==> flow/design.v <==
`timescale 1ns / 1ps
module skin_detection(
    input clk,
    input n_rst,
    input [23:0] i_vid_data,
    input i_vid_hsync,
    input i_vid_vsync,
    input i_vid_VDE,
    input [3:0] sw,
    output reg [23:0] o_vid_data,
    output reg o_vid_hsync,
    output reg o_vid_vsync,
    output reg o_vid_VDE
);
    localparam [7:0] skin_y = 8'd80;
    localparam [7:0] skin_cb_min = 8'd70;  
    localparam [7:0] skin_cb_max = 8'd135;  
    localparam [7:0] skin_cr_min = 8'd120;  
    localparam [7:0] skin_cr_max = 8'd180;   
    reg signed [8:0] y, ytemp;
    reg signed [8:0] cb;
    reg signed [8:0] cr;
    reg signed [8:0] rtemp,gtemp,btemp, rtemp2, gtemp2, btemp2;
    localparam [7:0] r  = 8'd255;
    localparam [7:0] g = 8'd0;
    localparam [7:0] b = 8'd255;
    wire [7:0] red, green, blue;
    assign {red, blue, green} = i_vid_data;
    wire hsync = i_vid_hsync;
    wire vsync = i_vid_vsync;
    wire VDE = i_vid_VDE;
    always @(posedge clk) begin
        if(sw == 4'd1) begin
        ytemp <= 16+ (256*red+green*645+blue*98)/1000;
        cb <= (577*(btemp-ytemp))/1000+128;
        cr <= (713*(rtemp-ytemp))/1000+128;
        y <= ytemp;
        rtemp <= red;
        gtemp <= green;
        btemp <= blue;
        rtemp2 <= rtemp;
        gtemp2 <= gtemp;
        btemp2 <= btemp;
        if(y > skin_y && skin_cb_min < cb && skin_cb_max > cb && skin_cr_min < cr && skin_cr_max > cr) begin
            o_vid_data[23:16] <= rtemp2;
            o_vid_data[15:8] <= btemp2;
            o_vid_data[7:0] <= gtemp2;
        end else begin
            o_vid_data[23:16] <= r;
            o_vid_data[15:8] <= b;
            o_vid_data[7:0] <= g;
        end
        o_vid_hsync <=  hsync;
        o_vid_vsync <=  vsync;
        o_vid_VDE <=  VDE;
    end
    end
endmodule
`timescale 1ns / 1ps
module inversion(
    input clk,
    input n_rst,
    input [23:0] i_vid_data,
    input i_vid_hsync,
    input i_vid_vsync,
    input i_vid_VDE,
    input [3:0] sw,
    output reg [23:0] o_vid_data,
    output reg o_vid_hsync,
    output reg o_vid_vsync,
    output reg o_vid_VDE
);
    wire [7:0] red, green, blue;
    assign {red, green, blue} = i_vid_data;
 always @(posedge clk) begin
        if(sw == 4'd2) begin
            o_vid_data[23:16] <= 255-red;
            o_vid_data[15:8] <= 255-green;
            o_vid_data[7:0] <= 255-blue;
        end
        o_vid_hsync <= i_vid_hsync;
        o_vid_vsync <=  i_vid_vsync;
        o_vid_VDE <=  i_vid_VDE;
        end
endmodule
`timescale 1ns / 1ps
module position(
input clk,
    input n_rst,
    input [23:0] i_vid_data,
    input i_vid_hsync,
    input i_vid_vsync,
    input i_vid_VDE,
    input [3:0] sw,
    output reg [23:0] o_vid_data,
    output reg o_vid_hsync,
    output reg o_vid_vsync,
    output reg o_vid_VDE
);
    wire [7:0] red, green, blue;
    reg [16:0] vcount, hcount;
    reg [16:0] vcount_q, hcount_q;
    assign {red, blue, green} = i_vid_data;
    always @* begin
        hcount = hcount_q;
        vcount = vcount_q;
        if(!n_rst) begin
            hcount = 0;
            vcount = 0;
        end else
            if(i_vid_VDE) begin
        if(hcount_q>=16'd1919) begin
            hcount = 0;
            if(vcount_q>=16'd1079)
                vcount =0;
         else vcount = vcount_q +1;
    end else hcount = hcount_q +1;
    end
    end
    always @(posedge clk) begin
        hcount_q <= hcount;
        vcount_q <= vcount;
    end
    wire [7:0] grey = (3*red)/100 + (59*green)/100 + (11*blue)/100;
     always @(posedge clk) begin
           if(sw == 4'd3) begin
             if (hcount > 200 && hcount < 800) begin
                o_vid_data[23:16] <= grey;
                 o_vid_data[15:8] <= grey; 
                 o_vid_data[7:0] <= grey;         
           end
           else
             o_vid_data <= i_vid_data;
           end
           o_vid_hsync <= i_vid_hsync;
           o_vid_vsync <=  i_vid_vsync;
           o_vid_VDE <=  i_vid_VDE;
           end
endmodule
`timescale 1ns / 1ps
module colour_change #
(
    parameter DATA_WIDTH = 24  
)
(
    input  wire                   clk,
    input  wire                   n_rst,
    input  wire [DATA_WIDTH-1:0] i_vid_data,
    input  wire                  i_vid_hsync,
    input  wire                  i_vid_vsync,
    input  wire                  i_vid_VDE,
    output reg [DATA_WIDTH-1:0] o_vid_data,
    output reg                  o_vid_hsync,
    output reg                  o_vid_vsync,
    output reg                  o_vid_VDE,
    input wire [3:0] btn,
    input wire [3:0] sw,
    output wire [3:0] led 
);
 assign led = 4'd0;
 wire [23:0] out1, out2,out3;
   wire hsync, vsync, vde, hsync2, vsync2, vde2, hsync3, vsync3, vde3;
   always@* begin
       case(sw)
           4'd1:begin o_vid_data=out1;
           o_vid_hsync = hsync;
           o_vid_vsync = vsync;
           o_vid_VDE = vde;
           end
           4'd2: begin 
            o_vid_data=out2;
            o_vid_hsync = hsync2;
            o_vid_vsync = vsync2;
            o_vid_VDE = vde2;
           end
           4'd3: begin 
           o_vid_data=out3;
           o_vid_hsync = hsync3;
           o_vid_vsync = vsync3;
           o_vid_VDE = vde3;
          end
          default: begin
           o_vid_data=i_vid_data;
           o_vid_hsync = i_vid_hsync;
           o_vid_vsync = i_vid_vsync;
           o_vid_VDE = i_vid_VDE;
           end
       endcase
   end
   skin_detection skin(.clk(clk), .n_rst(n_rst), .i_vid_data(i_vid_data), .i_vid_hsync(i_vid_hsync), .i_vid_vsync(i_vid_vsync), .i_vid_VDE(i_vid_VDE), .o_vid_data(out1), .o_vid_hsync(hsync), .o_vid_vsync(vsync), .o_vid_VDE(vde), .sw(sw));
   inversion inverse(.clk(clk), .n_rst(n_rst), .i_vid_data(i_vid_data), .i_vid_hsync(i_vid_hsync), .i_vid_vsync(i_vid_vsync), .i_vid_VDE(i_vid_VDE), .o_vid_data(out2), .o_vid_hsync(hsync2), .o_vid_vsync(vsync2), .o_vid_VDE(vde2), .sw(sw));
   position pos(.clk(clk), .n_rst(n_rst), .i_vid_data(i_vid_data), .i_vid_hsync(i_vid_hsync), .i_vid_vsync(i_vid_vsync), .i_vid_VDE(i_vid_VDE), .o_vid_data(out3), .o_vid_hsync(hsync3), .o_vid_vsync(vsync3), .o_vid_VDE(vde3), .sw(sw));
endmodule
Appendix: tool output

Step by step through the tools: colour_change
Tool output for the design above before and after an edit, in the order of the flow.
Lines under "orig" count in the file above, lines under "edited" in the edited file.
"diff" is "edited" less "orig", of the values as shown.
Operators carry their Yosys type and port widths (W data, S select, Z words).
Library cell names are shortened.
{"block": "setup", "top_module": "colour_change", "clock_port": "clk", "cell_library": "sky130hd", "corner": "tt_025C_1v80"}

The edit
Unified diff, file above to edited file.
The edit is scripted: it alters the design's behaviour and was not made to optimise anything.
begin of diff
@@ -189,5 +189,14 @@
    end
    skin_detection skin(.clk(clk), .n_rst(n_rst), .i_vid_data(i_vid_data), .i_vid_hsync(i_vid_hsync), .i_vid_vsync(i_vid_vsync), .i_vid_VDE(i_vid_VDE), .o_vid_data(out1), .o_vid_hsync(hsync), .o_vid_vsync(vsync), .o_vid_VDE(vde), .sw(sw));
-   inversion inverse(.clk(clk), .n_rst(n_rst), .i_vid_data(i_vid_data), .i_vid_hsync(i_vid_hsync), .i_vid_vsync(i_vid_vsync), .i_vid_VDE(i_vid_VDE), .o_vid_data(out2), .o_vid_hsync(hsync2), .o_vid_vsync(vsync2), .o_vid_VDE(vde2), .sw(sw));
+   wire hsync2_a, hsync2_b;
+   wire [23:0] out2_a, out2_b;
+   wire vsync2_a, vsync2_b;
+   inversion inverse(.clk(clk), .n_rst(n_rst), .i_vid_data(i_vid_data), .i_vid_hsync(i_vid_hsync), .i_vid_vsync(i_vid_vsync), .i_vid_VDE(i_vid_VDE), .o_vid_data(out2_a), .o_vid_hsync(hsync2_a), .o_vid_vsync(vsync2_a), .o_vid_VDE(vde2), .sw(sw));
+   inversion inverse_b (.clk(clk), .n_rst(n_rst), .i_vid_data(i_vid_data), .i_vid_hsync(~i_vid_hsync),
+       .i_vid_vsync(i_vid_vsync), .i_vid_VDE(i_vid_VDE), .o_vid_data(out2_b), .o_vid_hsync(hsync2_b),
+       .o_vid_vsync(vsync2_b), .sw(sw));
+   assign hsync2 = hsync2_a ^ hsync2_b;
+   assign out2 = out2_a ^ out2_b;
+   assign vsync2 = vsync2_a ^ vsync2_b;
    position pos(.clk(clk), .n_rst(n_rst), .i_vid_data(i_vid_data), .i_vid_hsync(i_vid_hsync), .i_vid_vsync(i_vid_vsync), .i_vid_VDE(i_vid_VDE), .o_vid_data(out3), .o_vid_hsync(hsync3), .o_vid_vsync(vsync3), .o_vid_VDE(vde3), .sw(sw));
 endmodule
end of diff

Elaborated design
Counts by Yosys on the flattened word-level netlist (proc, flatten, opt, wreduce; memories kept). Register bits leave out memories and registers merged into their read ports (data or address); mux counts leave out enables and synchronous resets folded into registers. Print and check cells are left out. Cells with the same type and inputs are merged into one.
{"block": "bits", "item": "output_inout_bits", "orig": 31, "edited": 31, "diff": 0}
{"block": "bits", "item": "inputBits", "orig": 37, "edited": 37, "diff": 0}
{"block": "bits", "item": "elab_cells", "orig": 79, "edited": 83, "diff": 4}
{"block": "bits", "item": "register_bits", "orig": 179, "edited": 180, "diff": 1}
{"block": "op_classes", "item": "n_mul", "orig": 7, "edited": 7, "diff": 0}
{"block": "op_classes", "item": "n_div", "orig": 6, "edited": 6, "diff": 0}
{"block": "op_classes", "item": "add_sub_neg", "orig": 13, "edited": 13, "diff": 0}
{"block": "op_classes", "item": "n_logic", "orig": 0, "edited": 3, "diff": 3}
{"block": "op_classes", "item": "n_eq", "orig": 3, "edited": 3, "diff": 0}
{"block": "op_classes", "item": "cmp", "orig": 8, "edited": 8, "diff": 0}
{"block": "op_classes", "item": "n_reduce_logical", "orig": 6, "edited": 6, "diff": 0}
{"block": "op_classes", "item": "muxes", "orig": 10, "edited": 10, "diff": 0}
{"block": "op_table", "cell": "$pmux W1 S2", "orig": 3, "edited": 1, "diff": -2}
{"block": "op_table", "cell": "$pmux W1 S3", "orig": 0, "edited": 2, "diff": 2}
{"block": "op_table", "cell": "$not A1 Y1", "orig": 0, "edited": 1, "diff": 1}
{"block": "op_table", "cell": "$xor A1 B1 Y1", "orig": 0, "edited": 1, "diff": 1}
{"block": "op_table", "cell": "$xor A24 B24 Y24", "orig": 0, "edited": 1, "diff": 1}
{"block": "op_table", "cell": "$logic_and A1 B1 Y1", "orig": 5, "edited": 5, "diff": 0}
{"block": "op_table", "cell": "$div A32 B7 Y32 const B", "orig": 3, "edited": 3, "diff": 0}
{"block": "op_table", "cell": "$mux W17", "orig": 3, "edited": 3, "diff": 0}
{"block": "op_table", "cell": "$mux W8", "orig": 3, "edited": 3, "diff": 0}
{"block": "op_table", "cell": "$sub A8 B8 Y8 const A", "orig": 3, "edited": 3, "diff": 0}
{"block": "op_table", "cell": "$add A8 B8 Y8", "orig": 2, "edited": 2, "diff": 0}
{"block": "op_table", "cell": "$add A9 B9 Y9 const B", "orig": 2, "edited": 2, "diff": 0}
{"block": "op_table", "cell": "$div A32 B11 Y32 const B", "orig": 2, "edited": 2, "diff": 0}
{"block": "op_table", "cell": "$eq A4 B2 Y1 const B", "orig": 2, "edited": 2, "diff": 0}
{"block": "op_table", "cell": "$gt A8 B9 Y1 const A", "orig": 2, "edited": 2, "diff": 0}
{"block": "op_table", "cell": "$lt A7 B9 Y1 const A", "orig": 2, "edited": 2, "diff": 0}
{"block": "op_table", "cell": "$mul A11 B32 Y32 const A", "orig": 2, "edited": 2, "diff": 0}
{"block": "op_table", "cell": "$sub A9 B9 Y10", "orig": 2, "edited": 2, "diff": 0}
{"block": "op_table", "cell": "$add A16 B32 Y32", "orig": 1, "edited": 1, "diff": 0}
{"block": "op_table", "cell": "$add A17 B1 Y17 const B", "orig": 1, "edited": 1, "diff": 0}
{"block": "op_table", "cell": "$add A32 B32 Y32", "orig": 1, "edited": 1, "diff": 0}
{"block": "op_table", "cell": "$add A5 B9 Y9 const A", "orig": 1, "edited": 1, "diff": 0}
{"block": "op_table", "cell": "$div A32 B10 Y32 const B", "orig": 1, "edited": 1, "diff": 0}
{"block": "op_table", "cell": "$eq A4 B1 Y1 const B", "orig": 1, "edited": 1, "diff": 0}
{"block": "op_table", "cell": "$ge A17 B11 Y1 const B", "orig": 1, "edited": 1, "diff": 0}
{"block": "op_table", "cell": "$gt A17 B8 Y1 const B", "orig": 1, "edited": 1, "diff": 0}
{"block": "op_table", "cell": "$gt A9 B7 Y1 const B", "orig": 1, "edited": 1, "diff": 0}
{"block": "op_table", "cell": "$lt A17 B10 Y1 const B", "orig": 1, "edited": 1, "diff": 0}
The list need not be complete.

Longest topological paths
Depth = most cells in a row (Yosys ltp): at word level without a register or memory, in the mapped netlist without a sequential cell, where the memories' decode and read muxes count.
{"block": "logic_depth", "item": "ltp_word", "orig": 7, "edited": 7, "diff": 0}
{"block": "logic_depth", "item": "ABC_AREA", "orig": "0", "edited": "0"}
{"block": "logic_depth", "item": "ltp_mapped", "orig": 68, "edited": 65, "diff": -3}

Mapped cells and area
The flow's flattened synthesis, as Yosys stat reports it; memories are mapped. The netlist is that of the ABC_AREA named above (0 if unset); the other value can give another one.
{"block": "types", "type": "nand2_1", "orig": 304, "edited": 240, "diff": -64}
{"block": "types", "type": "nor2_1", "orig": 230, "edited": 264, "diff": 34}
{"block": "types", "type": "mux2i_1", "orig": 76, "edited": 46, "diff": -30}
{"block": "types", "type": "edfxtp_1", "orig": 159, "edited": 135, "diff": -24}
{"block": "types", "type": "o21a_1", "orig": 16, "edited": 39, "diff": 23}
{"block": "types", "type": "nor3_1", "orig": 58, "edited": 76, "diff": 18}
{"block": "types", "type": "o22ai_1", "orig": 28, "edited": 11, "diff": -17}
{"block": "types", "type": "o211ai_1", "orig": 45, "edited": 29, "diff": -16}
{"block": "types", "type": "a31oi_1", "orig": 37, "edited": 52, "diff": 15}
{"block": "types", "type": "inv_1", "orig": 251, "edited": 240, "diff": -11}
{"block": "types", "type": "nor2b_1", "orig": 27, "edited": 17, "diff": -10}
{"block": "types", "type": "maj3_1", "orig": 25, "edited": 15, "diff": -10}
{"block": "types", "type": "a22oi_1", "orig": 17, "edited": 7, "diff": -10}
{"block": "types", "type": "xnor2_1", "orig": 175, "edited": 184, "diff": 9}
{"block": "types", "type": "nand3_1", "orig": 67, "edited": 75, "diff": 8}
{"block": "types", "type": "nand4_1", "orig": 35, "edited": 27, "diff": -8}
{"block": "types", "type": "o21bai_1", "orig": 20, "edited": 28, "diff": 8}
{"block": "types", "type": "a2111oi_0", "orig": 4, "edited": 12, "diff": 8}
The list need not be complete.
{"block": "synth_totals", "item": "sequential_area_um2", "orig": 5175.0, "edited": 4474.3, "diff": -700.7}
{"block": "synth_totals", "item": "mapped_area_um2", "orig": 26120.1, "edited": 24800.0, "diff": -1320.1}
{"block": "synth_totals", "item": "n_buf", "orig": 80, "edited": 59, "diff": -21}
{"block": "synth_totals", "item": "ffs", "orig": 179, "edited": 156, "diff": -23}
{"block": "synth_totals", "item": "cells", "orig": 3106, "edited": 2998, "diff": -108}
By module: a second synthesis without flattening, with its own total; a netlist apart from the flattened one above.
{"block": "hier_totals", "item": "hier_cells", "orig": 3377, "edited": 3392, "diff": 15}
{"block": "hier_totals", "item": "hier_area_um2", "orig": 28307.1, "edited": 28939.0, "diff": 631.9}
Each row is one instance without its submodules.
{"block": "by_module_orig", "module": "skin_detection", "n_cells": 2285, "instances": 1, "mod_area_um2": 19070.8, "mod_seq_area_um2": 3333.2}
{"block": "by_module_orig", "module": "position", "n_cells": 840, "instances": 1, "mod_area_um2": 6825.3, "mod_seq_area_um2": 1121.1}
{"block": "by_module_orig", "module": "colour_change", "n_cells": 200, "instances": 1, "mod_area_um2": 1525.2, "mod_seq_area_um2": 0.0}
{"block": "by_module_orig", "module": "inversion", "n_cells": 52, "instances": 1, "mod_area_um2": 885.8, "mod_seq_area_um2": 780.7}
{"block": "by_module_edited", "module": "skin_detection", "n_cells": 2285, "instances": 1, "mod_area_um2": 19070.8, "mod_seq_area_um2": 3333.2}
{"block": "by_module_edited", "module": "position", "n_cells": 840, "instances": 1, "mod_area_um2": 6825.3, "mod_seq_area_um2": 1121.1}
{"block": "by_module_edited", "module": "inversion", "n_cells": 52, "instances": 2, "mod_area_um2": 885.8, "mod_seq_area_um2": 780.7}
{"block": "by_module_edited", "module": "colour_change", "n_cells": 163, "instances": 1, "mod_area_um2": 1271.2, "mod_seq_area_um2": 0.0}

Timing after synthesis
Path of least setup slack by OpenSTA after synthesis, without wires, with an ideal clock, recovery checks aside; 20% of the period is set as input and as output delay. Where synthesis merged equal registers, the netlist keeps one of their names.
{"block": "synth_timing", "item": "path_type", "orig": "input port to flip-flop", "edited": "input port to flip-flop"}
{"block": "synth_timing", "item": "startpoint", "orig": "input port i_vid_data[0]", "edited": "input port i_vid_data[0]"}
{"block": "synth_timing", "item": "endpoint", "orig": "register pos.o_vid_data[23]", "edited": "register pos.o_vid_data[15]"}
{"block": "synth_timing", "item": "n_path_buf", "orig": 2, "edited": 0, "diff": -2}
{"block": "synth_timing", "item": "t_arrival_ns", "orig": 16.220, "edited": 15.161, "diff": -1.059}
{"block": "synth_timing", "item": "t_first_pin_ns", "orig": 4.000, "edited": 4.000, "diff": 0.000}
{"block": "synth_timing", "item": "delay_ns", "orig": 12.474, "edited": 11.426, "diff": -1.048}
{"block": "synth_timing", "item": "clock_period_ns", "orig": 20.0, "edited": 20.0, "diff": 0.0}
{"block": "synth_timing", "item": "setup_time_ns", "orig": 0.254, "edited": 0.265, "diff": 0.011}
{"block": "synth_timing", "item": "stages", "orig": 56, "edited": 55, "diff": -1}
{"block": "synth_timing", "item": "input_delay_ns", "orig": 4.000, "edited": 4.000, "diff": 0.000}
{"block": "synth_timing", "item": "slack_ns", "orig": 3.526, "edited": 4.574, "diff": 1.048}
{"block": "synth_timing", "item": "period_less_setup_slack_ns", "orig": 16.474, "edited": 15.426, "diff": -1.048}
"delay_ns" is the arrival time less input delay plus setup time.
"stages": output pins that drive a net of the path, with the launching flip-flop's if there is one; two outputs of one cell count as two.
"period_less_setup_slack_ns" is the clock period less the worst setup slack; recovery checks do not enter. This is arithmetic on one report: input and output delays are still those of the set period (20% each).
Between the ends stands the longest chain of elaborated cells between them, by number of cells; it is not shown to be the way that was timed. Of several equally long chains one is given.
Each line given opens the expression or statement behind the cell; cells for indexed reads and writes are added by Yosys, which also makes memories of some case tables.
{"block": "synth_via_orig", "cell_sequence": "fa_1 inv_1 fa_1 fa_1 inv_1 ha_1 nor2b_1 o21ai_0 a21oi_1 o21ai_0 a21boi_1 o21ai_0 a21oi_1 o21ai_0 nand3_1 a2111o_1 a41o_1 o31ai_1 [20 not listed] maj3_1 maj3_1 mux2i_1 o21ai_1 xor2_1 o2111ai_1 fa_1 ha_1 inv_1 fa_1 nor2b_1 o21ai_0 nand2b_1 a21o_1 a21oi_1 xor2_1 nand2b_1 nand2_1", "elab_chain_len": 5}
{"block": "synth_rtl_orig", "item": "start: declaration", "line": 148, "rtl": "input  wire [DATA_WIDTH-1:0] i_vid_data,"}
{"block": "synth_rtl_orig", "item": "$mul A6 B8 Y14", "line": 124, "rtl": "wire [7:0] grey = (3*red)/100 + (59*green)/100 + (11*blue)/100;"}
{"block": "synth_rtl_orig", "item": "$div A32 B7 Y32", "line": 124}
{"block": "synth_rtl_orig", "item": "$add A8 B8 Y8 x2", "line": 124}
{"block": "synth_rtl_orig", "item": "$mux W8", "line": 127, "rtl": "if (hcount > 200 && hcount < 800) begin"}
{"block": "synth_rtl_orig", "item": "end: assignment", "line": 128, "rtl": "o_vid_data[23:16] <= grey;"}
{"block": "synth_rtl_orig", "item": "end: assignment", "line": 133, "rtl": "o_vid_data <= i_vid_data;"}
{"block": "synth_rtl_orig", "item": "end: declaration", "line": 95, "rtl": "output reg [23:0] o_vid_data,"}
{"block": "synth_via_edited", "cell_sequence": "fa_1 inv_1 fa_1 fa_1 inv_1 ha_1 nor2b_1 o21ai_0 a21boi_0 o21ai_0 a21boi_0 o21ai_0 nand2_1 xor2_1 or3_1 and2_1 ha_1 nor2b_1 [19 not listed] o31a_1 a21boi_0 o22ai_1 nand2_1 xor2_1 o211ai_1 fa_1 ha_1 inv_1 fa_1 nor2b_1 o21ai_0 nand2b_1 a21o_1 a21oi_1 xor2_1 nand2_1 o21ai_0", "elab_chain_len": 5}
{"block": "synth_rtl_edited", "item": "start: declaration", "line": 148, "rtl": "input  wire [DATA_WIDTH-1:0] i_vid_data,"}
{"block": "synth_rtl_edited", "item": "$mul A6 B8 Y14", "line": 124, "rtl": "wire [7:0] grey = (3*red)/100 + (59*green)/100 + (11*blue)/100;"}
{"block": "synth_rtl_edited", "item": "$div A32 B7 Y32", "line": 124}
{"block": "synth_rtl_edited", "item": "$add A8 B8 Y8 x2", "line": 124}
{"block": "synth_rtl_edited", "item": "$mux W8", "line": 127, "rtl": "if (hcount > 200 && hcount < 800) begin"}
{"block": "synth_rtl_edited", "item": "end: assignment", "line": 129, "rtl": "o_vid_data[15:8] <= grey;"}
{"block": "synth_rtl_edited", "item": "end: assignment", "line": 133, "rtl": "o_vid_data <= i_vid_data;"}
{"block": "synth_rtl_edited", "item": "end: declaration", "line": 95, "rtl": "output reg [23:0] o_vid_data,"}

Path in the finished layout
From the final timing report of each run of pair A: the path of least setup slack in the routed layout; clock arrival at registers is part of the times.
{"block": "layout_timing", "item": "path_type", "orig": "input port to flip-flop", "edited": "flip-flop to flip-flop"}
{"block": "layout_timing", "item": "startpoint", "orig": "input port i_vid_data[2]", "edited": "register skin.ytemp[1]"}
{"block": "layout_timing", "item": "endpoint", "orig": "register pos.o_vid_data[23]", "edited": "register skin.cr[8]"}
{"block": "layout_timing", "item": "t_first_pin_ns", "orig": 4.00, "edited": 0.42, "diff": -3.58}
{"block": "layout_timing", "item": "t_arrival_ns", "orig": 17.97, "edited": 18.18, "diff": 0.21}
{"block": "layout_timing", "item": "stages", "orig": 57, "edited": 59, "diff": 2}
{"block": "layout_timing", "item": "clock_period_ns", "orig": 20.0, "edited": 20.0, "diff": 0.0}
{"block": "layout_timing", "item": "slack_ns", "orig": 2.23, "edited": 1.98, "diff": -0.25}
{"block": "layout_timing", "item": "setup_time_ns", "orig": 0.24, "edited": 0.26, "diff": 0.02}
{"block": "layout_timing", "item": "n_path_buf", "orig": 2, "edited": 0, "diff": -2}
{"block": "layout_timing", "item": "input_delay_ns", "orig": 4.00}
Between the ends stands the longest chain of elaborated cells between them, by number of cells; it is not shown to be the way that was timed. Of several equally long chains one is given.
{"block": "layout_via_orig", "cell_sequence": "clkdlybuf4s50_1 fa_1 inv_1 fa_1 fa_1 inv_1 ha_1 nor2b_1 o21ai_0 a21oi_1 o21ai_0 a21boi_1 o21ai_0 a21oi_1 o21ai_0 a21oi_1 nor2_1 ha_1 [21 not listed] maj3_1 maj3_1 mux2i_1 o21ai_1 xor2_1 o2111ai_1 fa_1 ha_1 inv_1 fa_1 nor2b_1 o21ai_0 nand2b_1 a21o_1 a21oi_1 xor2_1 nand2b_1 nand2_1", "elab_chain_len": 5}
{"block": "layout_rtl_orig", "item": "start: declaration", "line": 148, "rtl": "input  wire [DATA_WIDTH-1:0] i_vid_data,"}
{"block": "layout_rtl_orig", "item": "$mul A6 B8 Y14", "line": 124, "rtl": "wire [7:0] grey = (3*red)/100 + (59*green)/100 + (11*blue)/100;"}
{"block": "layout_rtl_orig", "item": "$div A32 B7 Y32", "line": 124}
{"block": "layout_rtl_orig", "item": "$add A8 B8 Y8 x2", "line": 124}
{"block": "layout_rtl_orig", "item": "$mux W8", "line": 127, "rtl": "if (hcount > 200 && hcount < 800) begin"}
{"block": "layout_rtl_orig", "item": "end: assignment", "line": 128, "rtl": "o_vid_data[23:16] <= grey;"}
{"block": "layout_rtl_orig", "item": "end: assignment", "line": 133, "rtl": "o_vid_data <= i_vid_data;"}
{"block": "layout_rtl_orig", "item": "end: declaration", "line": 95, "rtl": "output reg [23:0] o_vid_data,"}
{"block": "layout_via_edited", "cell_sequence": "edfxtp_1 inv_1 ha_1 nor2b_1 o21ai_0 a21boi_0 o21ai_0 a21boi_0 o21ai_0 a21bo_2 and2_1 inv_1 fa_1 xnor2_1 ha_1 inv_1 fa_1 inv_1 [23 not listed] o41ai_4 nor4b_1 nor3_2 o31ai_4 mux2i_1 xnor2_1 nor4b_2 o21bai_1 mux2i_1 o211a_1 or3_1 nor2b_1 ha_1 nand2_1 nand2b_1 mux2i_1 a22oi_1 xnor2_1", "elab_chain_len": 4}
{"block": "layout_rtl_edited", "item": "start: declaration", "line": 20, "rtl": "reg signed [8:0] y, ytemp;"}
{"block": "layout_rtl_edited", "item": "start: assignment", "line": 34, "rtl": "ytemp <= 16+ (256*red+green*645+blue*98)/1000;"}
{"block": "layout_rtl_edited", "item": "$sub A9 B9 Y10", "line": 36, "rtl": "cr <= (713*(rtemp-ytemp))/1000+128;"}
{"block": "layout_rtl_edited", "item": "$mul A11 B32 Y32", "line": 36}
{"block": "layout_rtl_edited", "item": "$div A32 B11 Y32", "line": 36}
{"block": "layout_rtl_edited", "item": "$add A9 B9 Y9", "line": 36}
{"block": "layout_rtl_edited", "item": "end: assignment", "line": 36}
{"block": "layout_rtl_edited", "item": "end: declaration", "line": 22, "rtl": "reg signed [8:0] cr;"}

Measured runs
Both versions went through the flow (Yosys, OpenROAD) with the same settings in each pair. Constraints: input delay and output delay 20% of the set period each, output load 0.01 pF.
{"block": "flow_settings_pair_A", "CORE_UTILIZATION": 40, "period_ns": 20.0, "CAP_MARGIN": 20, "CORE_MARGIN": 2, "SLEW_MARGIN": 20}
{"block": "measured_pair_A", "item": "die_um2", "orig": 67361.0, "edited": 64009.0, "diff": -3352.0}
{"block": "measured_pair_A", "item": "ws_hold_ns", "orig": 0.423, "edited": 0.421, "diff": -0.002}
{"block": "measured_pair_A", "item": "final_util_pct", "orig": 43.6, "edited": 43.6, "diff": 0.0}
{"block": "measured_pair_A", "item": "synthesis_area_um2", "orig": 26120.1, "edited": 24800.0, "diff": -1320.1}
{"block": "measured_pair_A", "item": "timing.setup.ws_ns", "orig": 2.229, "edited": 1.982, "diff": -0.247}
{"block": "measured_pair_A", "item": "total_negative_slack_ns", "orig": 0.000, "edited": 0.000, "diff": 0.000}
